==> flow/design.v <==
`timescale 1ns / 1ps
module gauss1d #(
    parameter DATA_WIDTH = 14
)(
    input wire clk,
    input wire rst_n,
    input wire in_window_valid,
    input wire [DATA_WIDTH*5-1:0] in_window_value,
    output reg [4+DATA_WIDTH-1:0] out_event_value,
    output reg out_event_valid
    );
always @(posedge clk or negedge rst_n) begin
    if(~rst_n) begin
        out_event_value <= 0;
        out_event_valid <= 0;
    end
    else begin
        if(in_window_valid == 1) begin
            out_event_value <= in_window_value[DATA_WIDTH*0+DATA_WIDTH-1:DATA_WIDTH*0] + 4*in_window_value[DATA_WIDTH*1+DATA_WIDTH-1:DATA_WIDTH*1] + 6*in_window_value[DATA_WIDTH*2+DATA_WIDTH-1:DATA_WIDTH*2] + 4*in_window_value[DATA_WIDTH*3+DATA_WIDTH-1:DATA_WIDTH*3] + in_window_value[DATA_WIDTH*4+DATA_WIDTH-1:DATA_WIDTH*4];
            out_event_valid <= 1;
        end
        else begin
            out_event_value <= 0;
            out_event_valid <= 0;
        end
    end
end
endmodule
`timescale 1ns / 1ps
module gauss5 #(
    parameter DATA_WIDTH = 14
)(
    input wire clk,
    input wire rst_n,
    input wire [DATA_WIDTH*5*5-1:0] in_window_value,
    input wire in_window_valid,
    input wire [15:0] in_window_addr,
    input wire ready_for_new_event,      
    output reg [8+DATA_WIDTH-1:0] out_event_value,
    output reg out_event_valid,
    output reg [15:0] out_event_addr,
    output wire window_req               
    );
assign window_req = ready_for_new_event;
wire out_event_valid_0;
wire [DATA_WIDTH+4-1:0] out_event_value_0;
gauss1d #(
    .DATA_WIDTH(DATA_WIDTH)
) gauss1d_inst_0 (
    .clk(clk),
    .rst_n(rst_n),
    .in_window_valid(in_window_valid),
    .in_window_value(in_window_value[DATA_WIDTH*5*1-1:DATA_WIDTH*5*0]),
    .out_event_value(out_event_value_0),
    .out_event_valid(out_event_valid_0)
    );
wire out_event_valid_1;
wire [DATA_WIDTH+4-1:0] out_event_value_1;
gauss1d #(
    .DATA_WIDTH(DATA_WIDTH)
) gauss1d_inst_1 (
    .clk(clk),
    .rst_n(rst_n),
    .in_window_valid(in_window_valid),
    .in_window_value(in_window_value[DATA_WIDTH*5*2-1:DATA_WIDTH*5*1]),
    .out_event_value(out_event_value_1),
    .out_event_valid(out_event_valid_1)
    );
wire out_event_valid_2;
wire [DATA_WIDTH+4-1:0] out_event_value_2;
gauss1d #(
    .DATA_WIDTH(DATA_WIDTH)
) gauss1d_inst_2 (
    .clk(clk),
    .rst_n(rst_n),
    .in_window_valid(in_window_valid),
    .in_window_value(in_window_value[DATA_WIDTH*5*3-1:DATA_WIDTH*5*2]),
    .out_event_value(out_event_value_2),
    .out_event_valid(out_event_valid_2)
    );
wire out_event_valid_3;
wire [DATA_WIDTH+4-1:0] out_event_value_3;
gauss1d #(
    .DATA_WIDTH(DATA_WIDTH)
) gauss1d_inst_3 (
    .clk(clk),
    .rst_n(rst_n),
    .in_window_valid(in_window_valid),
    .in_window_value(in_window_value[DATA_WIDTH*5*4-1:DATA_WIDTH*5*3]),
    .out_event_value(out_event_value_3),
    .out_event_valid(out_event_valid_3)
    );
wire out_event_valid_4;
wire [DATA_WIDTH+4-1:0] out_event_value_4;
gauss1d #(
    .DATA_WIDTH(DATA_WIDTH)
) gauss1d_inst_4 (
    .clk(clk),
    .rst_n(rst_n),
    .in_window_valid(in_window_valid),
    .in_window_value(in_window_value[DATA_WIDTH*5*5-1:DATA_WIDTH*5*4]),
    .out_event_value(out_event_value_4),
    .out_event_valid(out_event_valid_4)
    );
always @(posedge clk or negedge rst_n) begin
    if(~rst_n) begin
        out_event_value <= 0;
        out_event_valid <= 0;
        out_event_addr <= 0;
    end
    else begin
        if(out_event_valid_0 == 1 && out_event_valid_1 == 1 && out_event_valid_2 == 1 && out_event_valid_3 == 1 && out_event_valid_4 == 1) begin
            out_event_value <= out_event_value_0 + 4*out_event_value_1 + 6*out_event_value_2 + 4*out_event_value_3 + out_event_value_4;
            out_event_valid <= 1;
            out_event_addr <= in_window_addr;
        end
        else begin
            out_event_value <= 0;
            out_event_valid <= 0;
            out_event_addr <= 0;
        end
    end
end
endmodule
`timescale 1ns / 1ps
module harrisres #(
    parameter DATA_WIDTH = 23
)(
    input wire clk,
    input wire rst_n,
    input wire [DATA_WIDTH-2:0] in_event_value_xx,
    input wire [DATA_WIDTH-1:0] in_event_value_xy,
    input wire [DATA_WIDTH-2:0] in_event_value_yy,
    input wire in_event_valid_xx,
    input wire in_event_valid_xy,
    input wire in_event_valid_yy,
    input wire [15:0] in_event_addr_xx,
    input wire [15:0] in_event_addr_xy,
    input wire [15:0] in_event_addr_yy,
    input wire ready_for_new_event,      
    output reg [DATA_WIDTH+22:0] out_event_value,
    output reg out_event_valid,
    output reg [15:0] out_event_addr,
    output wire event_req                
    );
assign event_req = ready_for_new_event;
always @(posedge clk or negedge rst_n) begin
    if(~rst_n) begin
        out_event_value <= 0;
        out_event_valid <= 0;
        out_event_addr <= 0;
    end
    else begin
        if(in_event_valid_xx == 1 && in_event_valid_xy == 1 && in_event_valid_yy == 1 && in_event_addr_xx == in_event_addr_xy && in_event_addr_xx == in_event_addr_yy) begin
            out_event_value <= 25 * in_event_value_xx * in_event_value_yy - 25 * in_event_value_xy * in_event_value_xy - (in_event_value_xx + in_event_value_yy) * (in_event_value_xx + in_event_value_yy);
            out_event_valid <= 1;
            out_event_addr <= in_event_addr_xx;
        end
        else begin
            out_event_value <= 0;
            out_event_valid <= 0;
            out_event_addr <= 0;
        end
    end
end
endmodule
`timescale 1ns / 1ps
module harris_response (
    input  wire         clk,
    input  wire         rst_n,
    input  wire [349:0] in_window_value_xx,
    input  wire [374:0] in_window_value_xy,
    input  wire [349:0] in_window_value_yy,
    input  wire         in_window_valid,
    input  wire [15:0]  in_window_addr,
    input  wire         ready_for_new_event,
    output wire [45:0]  out_event_value,
    output wire         out_event_valid,
    output wire [15:0]  out_event_addr,
    output wire         window_req
    );
wire [15:0] addr_xx, addr_xy, addr_yy;
wire [21:0] value_xx, value_yy;
wire [22:0] value_xy;
wire valid_xx, valid_xy, valid_yy;
wire req_xx, req_xy, req_yy;
wire event_req;
assign window_req = req_xx & req_xy & req_yy;
gauss5 #(.DATA_WIDTH(14)) gauss5_inst_xx (
    .clk(clk), .rst_n(rst_n),
    .in_window_value(in_window_value_xx), .in_window_valid(in_window_valid),
    .in_window_addr(in_window_addr), .ready_for_new_event(event_req),
    .out_event_valid(valid_xx), .out_event_addr(addr_xx),
    .out_event_value(value_xx), .window_req(req_xx));
gauss5 #(.DATA_WIDTH(15)) gauss5_inst_xy (
    .clk(clk), .rst_n(rst_n),
    .in_window_value(in_window_value_xy), .in_window_valid(in_window_valid),
    .in_window_addr(in_window_addr), .ready_for_new_event(event_req),
    .out_event_valid(valid_xy), .out_event_addr(addr_xy),
    .out_event_value(value_xy), .window_req(req_xy));
gauss5 #(.DATA_WIDTH(14)) gauss5_inst_yy (
    .clk(clk), .rst_n(rst_n),
    .in_window_value(in_window_value_yy), .in_window_valid(in_window_valid),
    .in_window_addr(in_window_addr), .ready_for_new_event(event_req),
    .out_event_valid(valid_yy), .out_event_addr(addr_yy),
    .out_event_value(value_yy), .window_req(req_yy));
harrisres #(.DATA_WIDTH(23)) harrisres_inst (
    .clk(clk), .rst_n(rst_n),
    .in_event_value_xx(value_xx), .in_event_value_yy(value_yy),
    .in_event_value_xy(value_xy),
    .in_event_valid_xx(valid_xx), .in_event_valid_yy(valid_yy),
    .in_event_valid_xy(valid_xy),
    .in_event_addr_xx(addr_xx), .in_event_addr_yy(addr_yy),
    .in_event_addr_xy(addr_xy),
    .ready_for_new_event(ready_for_new_event),
    .out_event_valid(out_event_valid), .out_event_addr(out_event_addr),
    .out_event_value(out_event_value), .event_req(event_req));
endmodule
[From RTL to reports: harris_response]
The steps from the RTL of harris_response to its reports follow in flow order.
Lines are those of the file above, counted from 1.
Not given: --
Design
  design top: harris_response
  clock: clk
  cell library: sky130hd
  timing corner: tt_025C_1v80

[Word level]
Counts by Yosys on the flattened word-level netlist (proc, flatten, opt, wreduce; memories kept). Register bits leave out memories and registers merged into their read ports (data or address); mux counts leave out enables and synchronous resets folded into registers. Print and check cells are left out. Cells with the same type and inputs are merged into one.
Operators by class
  muxes and demuxes: 24
  $mul: 23
  add/subtract/negate cells: 75
Operators by type and width (number)
  46-bit by 46-bit multiplier with 46-bit output: 1
  46-bit by 23-bit multiplier with 46-bit output: 1
  46-bit by 22-bit multiplier with 46-bit output: 1
  2-bit by 14-bit multiplier with 16-bit output with constant A: 10
  17-bit by 17-bit adder with 18-bit output: 10
  18-bit by 14-bit adder with 18-bit output: 10
  18-bit by 16-bit adder with 18-bit output: 10
  18-bit two-way mux: 10
  14-bit by 16-bit adder with 17-bit output: 10
  2-bit by 15-bit multiplier with 17-bit output with constant A: 5
  5-bit by 23-bit multiplier with 28-bit output with constant A: 1
  5-bit by 22-bit multiplier with 27-bit output with constant A: 1
  18-bit by 18-bit adder with 19-bit output: 5
  19-bit by 15-bit adder with 19-bit output: 5
  19-bit by 17-bit adder with 19-bit output: 5
  19-bit two-way mux: 5
  46-bit subtractor: 2
  15-bit by 17-bit adder with 18-bit output: 5
  2-bit by 18-bit multiplier with 20-bit output with constant A: 2
  46-bit two-way mux: 1
  22-bit by 18-bit adder with 22-bit output: 2
  22-bit by 20-bit adder with 22-bit output: 2
  22-bit adder: 2
  22-bit two-way mux: 2
  18-bit by 20-bit adder with 21-bit output: 2
  2-bit by 19-bit multiplier with 21-bit output with constant A: 1
  16-bit two-way mux: 2
  22-bit by 22-bit adder with 23-bit output: 1
Other operator kinds: 6; their cells: 8.
Word-level totals
  bits of input ports: 1095
  output and inout bits: 64
  flip-flop bits (word level): 423
  elaborated cells: 146

[Depth]
Longest topological path by Yosys (ltp), each cell counted once; first at word level (registers and memories cut), then after technology mapping (sequential cells cut; the memories' decode and read muxes count).
Logic depth
  depth after elaboration: 5
  ABC_AREA: 0
  gate-level depth with buffers: 46
  depth with buffers taken out: 45

[After synthesis]
Yosys stat after the flow's synthesis: flattened, memories mapped to cells. It holds for the ABC_AREA given above (unset counts as 0); a run with the other value may have another netlist.
Mapped netlist
  flip-flops: 423
  cell count: 12164
  buffers: 310
  synthesis area: 114956.5 µm²
  sequential part of the area: 10585.2 µm²
Cells by type
  sky130_fd_sc_hd__fa_1: number 2413, area in all 4.83E+04 µm²
  sky130_fd_sc_hd__ha_1: number 1311, area in all 1.64E+04 µm²
  sky130_fd_sc_hd__inv_1: number 3224, area in all 1.21E+04 µm²
  sky130_fd_sc_hd__dfrtp_1: number 423, area in all 1.06E+04 µm²
  sky130_fd_sc_hd__and2_1: number 732, area in all 4.58E+03 µm²
  sky130_fd_sc_hd__xnor2_1: number 454, area in all 3.98E+03 µm²
  sky130_fd_sc_hd__nand2_1: number 1014, area in all 3806.15 µm²
  sky130_fd_sc_hd__a21oi_1: number 497, area in all 2.49E+03 µm²
  sky130_fd_sc_hd__o21bai_1: number 255, area in all 1.91E+03 µm²
  sky130_fd_sc_hd__nor2_1: number 378, area in all 1.42E+03 µm²
  sky130_fd_sc_hd__a21o_1: number 174, area in all 1.31E+03 µm²
  sky130_fd_sc_hd__clkbuf_1: number 304, area in all 1.14E+03 µm²
  sky130_fd_sc_hd__xor2_1: number 115, area in all 1.01E+03 µm²
  sky130_fd_sc_hd__o21ai_0: number 138, area in all 690.662 µm²
  sky130_fd_sc_hd__nand3_1: number 71, area in all 355.341 µm²
  sky130_fd_sc_hd__nor3_1: number 70, area in all 350.336 µm²
  sky130_fd_sc_hd__nor2b_1: number 53, area in all 331.568 µm²
  sky130_fd_sc_hd__a2111o_1: number 29, area in all 326.563 µm²
Other cell types: 56; their cells: 509.
By module: a second synthesis without flattening, with its own total; a netlist apart from the flattened one above.
Unflattened totals
  cell total of the unflattened synthesis: 13234
  area (unflattened synthesis): 121728.0 µm²
Rows give one instance, submodules left out.
By module
  harrisres (DATA_WIDTH=23): times used 1, area 62023.2 µm², cells 6770, sequential area 1576.5 µm²
  gauss1d (DATA_WIDTH=14): times used 10, area 3014.1 µm², cells 331, sequential area 475.5 µm²
  gauss1d (DATA_WIDTH=15): times used 5, area 3263.1 µm², cells 354, sequential area 500.5 µm²
  gauss5 (DATA_WIDTH=14): times used 2, area 4254.1 µm², cells 441, sequential area 975.9 µm²
  gauss5 (DATA_WIDTH=15): times used 1, area 4733.3 µm², cells 501, sequential area 1001.0 µm²
  harris_response: times used 1, area 6.3 µm², cells 1, sequential area 0.0 µm²

[Path before layout]
OpenSTA on the mapped netlist: ideal clock, no wires. The path of least setup slack (recovery checks aside). Input and output delay are each 20% of the period. Register names are those of the netlist, which keeps one name where synthesis merged equal registers.
Timing path after synthesis
  path type: register to register
  start: register gauss5_inst_xy.out_event_value[1]
  end: register harrisres_inst.out_event_value[45]
  setup slack: 1.170 ns
  path buffers: 3
  stages on the path: 44
  data arrival time: 11.711 ns
  setup time: 0.119 ns
  delay of the path: 11.830 ns
  required time: 12.881 ns
  launch time at the first pin: 0.000 ns
  clock period: 13.0 ns
  synthesis period reached: 11.83 ns
"delay of the path" = arrival - input delay + setup time.
"stages on the path": output pins that drive a net of the path, with the launching flip-flop's if there is one; two outputs of one cell count as two.
"synthesis period reached" = period - worst setup slack (recovery checks aside). The figure is calculated, with input and output delays left at 20% of the set period.
Between the ends stands the longest chain of elaborated cells between them, by number of cells; it is not shown to be the way that was timed. Of several equally long chains one is given.
Each line given opens the expression or statement behind the cell; cells for indexed reads and writes are added by Yosys, which also makes memories of some case tables.
At most two assigning lines are given for a register; there are more.
On the way, after synthesis
  cells stage by stage: sky130_fd_sc_hd__dfrtp_1 -> sky130_fd_sc_hd__clkbuf_1 -> sky130_fd_sc_hd__clkinv_1 -> sky130_fd_sc_hd__clkbuf_1 -> sky130_fd_sc_hd__ha_1 -> sky130_fd_sc_hd__ha_1 -> sky130_fd_sc_hd__ha_1 -> sky130_fd_sc_hd__fa_1 -> sky130_fd_sc_hd__a21o_1 -> sky130_fd_sc_hd__a31oi_1 -> sky130_fd_sc_hd__o31ai_1 -> sky130_fd_sc_hd__a21oi_1 -> sky130_fd_sc_hd__a21oi_1 -> sky130_fd_sc_hd__a21o_1 -> sky130_fd_sc_hd__a21oi_1 -> sky130_fd_sc_hd__xnor2_1 -> sky130_fd_sc_hd__clkbuf_1 -> sky130_fd_sc_hd__and2_1 -> [... 8 more ...] -> sky130_fd_sc_hd__fa_1 -> sky130_fd_sc_hd__inv_1 -> sky130_fd_sc_hd__fa_1 -> sky130_fd_sc_hd__fa_1 -> sky130_fd_sc_hd__fa_1 -> sky130_fd_sc_hd__fa_1 -> sky130_fd_sc_hd__fa_1 -> sky130_fd_sc_hd__ha_1 -> sky130_fd_sc_hd__nand4_1 -> sky130_fd_sc_hd__or2_2 -> sky130_fd_sc_hd__o311a_1 -> sky130_fd_sc_hd__a211oi_1 -> sky130_fd_sc_hd__o211ai_1 -> sky130_fd_sc_hd__nand2_1 -> sky130_fd_sc_hd__a211oi_1 -> sky130_fd_sc_hd__xnor3_1 -> sky130_fd_sc_hd__xnor3_1 -> sky130_fd_sc_hd__and2_1
  cells in the longest elaborated chain: 5
  elaborated cells between the ends (all ways): 5
  RTL lines with such cells: 2
  those cells by class: 2 x add/sub; 2 x mul; 1 x mux
Ends and longest elaborated chain, after synthesis
  start: declaration: RTL line 39  | output reg [8+DATA_WIDTH-1:0] out_event_value,
  start: assignment: RTL line 107  | out_event_value <= 0;
  start: assignment: RTL line 113  | out_event_value <= out_event_value_0 + 4*out_event_value_1 + 6*out_event_value_2 + 4*out_event_value_3 + out_e ...
  5-bit by 23-bit multiplier with 28-bit output: RTL line 155  | out_event_value <= 25 * in_event_value_xx * in_event_value_yy - 25 * in_event_value_xy * in_event_value_xy - ( ...
  46-bit by 23-bit multiplier with 46-bit output: RTL line 155
  46-bit subtractor (2 in a row): RTL line 155
  46-bit two-way mux: RTL line 154  | if(in_event_valid_xx == 1 && in_event_valid_xy == 1 && in_event_valid_yy == 1 && in_event_addr_xx == in_event_ ...
  end: assignment: RTL line 149  | out_event_value <= 0;
  end: assignment: RTL line 155
  end: declaration: RTL line 141  | output reg [DATA_WIDTH+22:0] out_event_value,

[Timing after layout]
From the final timing report of stored run 1: the path of least setup slack in the routed layout; clock arrival at registers is part of the times.
Timing path post-layout
  path type: register to register
  start: register gauss5_inst_xy.out_event_value[7]
  end: register harrisres_inst.out_event_value[45]
  data arrival time: 13.07 ns
  stages on the path: 43
  setup time: 0.11 ns
  required time: 13.60 ns
  launch time at the first pin: 0.71 ns
  path buffers: 4
  setup slack: 0.53 ns
  clock period: 13.0 ns
Between the ends stands the longest chain of elaborated cells between them, by number of cells; it is not shown to be the way that was timed. Of several equally long chains one is given.
At most two assigning lines are given for a register; there are more.
On the way, post-layout
  cells stage by stage: sky130_fd_sc_hd__dfrtp_1 -> sky130_fd_sc_hd__buf_4 -> sky130_fd_sc_hd__ha_1 -> sky130_fd_sc_hd__ha_1 -> sky130_fd_sc_hd__inv_1 -> sky130_fd_sc_hd__fa_1 -> sky130_fd_sc_hd__inv_1 -> sky130_fd_sc_hd__ha_1 -> sky130_fd_sc_hd__o21a_1 -> sky130_fd_sc_hd__o21ai_0 -> sky130_fd_sc_hd__o31ai_1 -> sky130_fd_sc_hd__a21oi_1 -> sky130_fd_sc_hd__buf_4 -> sky130_fd_sc_hd__nor2b_1 -> sky130_fd_sc_hd__xnor2_1 -> sky130_fd_sc_hd__buf_4 -> sky130_fd_sc_hd__and2_1 -> sky130_fd_sc_hd__fa_1 -> [... 7 more ...] -> sky130_fd_sc_hd__fa_1 -> sky130_fd_sc_hd__fa_1 -> sky130_fd_sc_hd__fa_1 -> sky130_fd_sc_hd__fa_1 -> sky130_fd_sc_hd__fa_1 -> sky130_fd_sc_hd__ha_1 -> sky130_fd_sc_hd__nand3_1 -> sky130_fd_sc_hd__nor2_1 -> sky130_fd_sc_hd__a311oi_1 -> sky130_fd_sc_hd__o311a_1 -> sky130_fd_sc_hd__a211oi_1 -> sky130_fd_sc_hd__buf_4 -> sky130_fd_sc_hd__o211ai_1 -> sky130_fd_sc_hd__nand2_1 -> sky130_fd_sc_hd__a211oi_1 -> sky130_fd_sc_hd__xnor3_1 -> sky130_fd_sc_hd__xnor3_1 -> sky130_fd_sc_hd__and2_1
  cells in the longest elaborated chain: 5
  elaborated cells between the ends (all ways): 5
  RTL lines with such cells: 2
  those cells by class: 2 x add/sub; 2 x mul; 1 x mux
Ends and longest elaborated chain, post-layout
  start: declaration: RTL line 39  | output reg [8+DATA_WIDTH-1:0] out_event_value,
  start: assignment: RTL line 107  | out_event_value <= 0;
  start: assignment: RTL line 113  | out_event_value <= out_event_value_0 + 4*out_event_value_1 + 6*out_event_value_2 + 4*out_event_value_3 + out_e ...
  5-bit by 23-bit multiplier with 28-bit output: RTL line 155  | out_event_value <= 25 * in_event_value_xx * in_event_value_yy - 25 * in_event_value_xy * in_event_value_xy - ( ...
  46-bit by 23-bit multiplier with 46-bit output: RTL line 155
  46-bit subtractor (2 in a row): RTL line 155
  46-bit two-way mux: RTL line 154  | if(in_event_valid_xx == 1 && in_event_valid_xy == 1 && in_event_valid_yy == 1 && in_event_addr_xx == in_event_ ...
  end: assignment: RTL line 149  | out_event_value <= 0;
  end: assignment: RTL line 155
  end: declaration: RTL line 141  | output reg [DATA_WIDTH+22:0] out_event_value,

==> runs of harris_response <==
Measured results for harris_response: 5 stored runs of the Yosys and OpenROAD flow on sky130hd. The settings differ; the order carries no meaning. The constraints put input and output delay at 20% of the set period each and load the outputs with 0.01 pF.
"achieved clock period (ns)" is the run's clock period less its worst setup slack. It is reckoned from that one timing run; input and output delays stay at 20% of the period that was set.
"worst setup path time (ns)" is the time allowed to the run's worst setup path (the clock period less input and output delay, where it has them) less its slack. Clock arrival times count: a late capture clock shortens it, a late launch clock lengthens it.

settings of stored run 1
{
  "CORE_UTILIZATION": 40,
  "PLACE_DENSITY": 0.6,
  "period_ns": 13.0,
  "CAP_MARGIN": 20,
  "CORE_MARGIN": 2,
  "SLEW_MARGIN": 20
}
report of stored run 1
yosys chip area after synthesis (um^2): 114956.5
finish__design__die__area: 291697.0
finish__design__instance__area__stdcell: 133933.0
finish__design__instance__utilization: 0.4692
finish__timing__setup__ws: 0.529
finish__timing__setup__tns: 0.000
finish__timing__hold__ws: 0.470
achieved clock period (ns): 12.471
worst setup path time (ns): 12.47
worst setup path kind: register to register

settings of stored run 2
{
  "ABC_AREA": 1,
  "CAP_MARGIN": 0,
  "CORE_ASPECT_RATIO": 1.07,
  "CORE_MARGIN": 7,
  "CORE_UTILIZATION": 26,
  "CTS_CLUSTER_DIAMETER": 32,
  "CTS_CLUSTER_SIZE": 79,
  "GPL_ROUTABILITY_DRIVEN": 0,
  "MAX_ROUTING_LAYER": "met5",
  "SETUP_SLACK_MARGIN": -0.46,
  "period_ns": 20.0,
  "SLEW_MARGIN": 20
}
report of stored run 2
yosys chip area after synthesis (um^2): 115707.2
finish__design__die__area: 463912.0
finish__design__instance__area__stdcell: 139696.0
finish__design__instance__utilization: 0.3150
finish__timing__setup__ws: 6.864
finish__timing__setup__tns: 0.000
finish__timing__hold__ws: 0.429
achieved clock period (ns): 13.136
worst setup path time (ns): 13.14
worst setup path kind: register to register

settings of stored run 3
{
  "ABC_AREA": 1,
  "CAP_MARGIN": 0,
  "CELL_PAD_IN_SITES_DETAIL_PLACEMENT": 1,
  "CELL_PAD_IN_SITES_GLOBAL_PLACEMENT": 2,
  "CORE_ASPECT_RATIO": 1.53,
  "CORE_MARGIN": 10,
  "CORE_UTILIZATION": 26,
  "CTS_CLUSTER_DIAMETER": 89,
  "MAX_ROUTING_LAYER": "met5",
  "PLACE_DENSITY_LB_ADDON": 0.11,
  "SETUP_SLACK_MARGIN": 0.53,
  "TNS_END_PERCENT": 70,
  "period_ns": 13.0,
  "SLEW_MARGIN": 20
}
report of stored run 3
yosys chip area after synthesis (um^2): 115707.2
finish__design__die__area: 472715.0
finish__design__instance__area__stdcell: 138303.0
finish__design__instance__utilization: 0.3113
finish__timing__setup__ws: 0.932
finish__timing__setup__tns: 0.000
finish__timing__hold__ws: 0.411
achieved clock period (ns): 12.068
worst setup path time (ns): 12.07
worst setup path kind: register to register

settings of stored run 4
{
  "ABC_AREA": 1,
  "CAP_MARGIN": 0,
  "CELL_PAD_IN_SITES_DETAIL_PLACEMENT": 1,
  "CELL_PAD_IN_SITES_GLOBAL_PLACEMENT": 1,
  "CORE_ASPECT_RATIO": 1.53,
  "CORE_MARGIN": 10,
  "CORE_UTILIZATION": 26,
  "CTS_CLUSTER_DIAMETER": 89,
  "MAX_ROUTING_LAYER": "met5",
  "PLACE_DENSITY_LB_ADDON": 0.11,
  "SETUP_SLACK_MARGIN": 0.53,
  "TNS_END_PERCENT": 55,
  "period_ns": 13.0,
  "SLEW_MARGIN": 20
}
report of stored run 4
yosys chip area after synthesis (um^2): 115707.2
finish__design__die__area: 472715.0
finish__design__instance__area__stdcell: 138269.0
finish__design__instance__utilization: 0.3112
finish__timing__setup__ws: 1.175
finish__timing__setup__tns: 0.000
finish__timing__hold__ws: 0.391
achieved clock period (ns): 11.825
worst setup path time (ns): 11.83
worst setup path kind: register to register

settings of stored run 5
{
  "CORE_UTILIZATION": 40,
  "PLACE_DENSITY": 0.6,
  "period_ns": 7.42,
  "CAP_MARGIN": 20,
  "CORE_MARGIN": 2,
  "SLEW_MARGIN": 20
}
report of stored run 5
yosys chip area after synthesis (um^2): 114956.5
finish__design__die__area: 291697.0
finish__design__instance__area__stdcell: 143032.0
finish__design__instance__utilization: 0.5011
finish__timing__setup__ws: -3.943
finish__timing__setup__tns: -115.772
finish__timing__hold__ws: 0.450
achieved clock period (ns): 11.363
worst setup path time (ns): 11.36
worst setup path kind: register to register
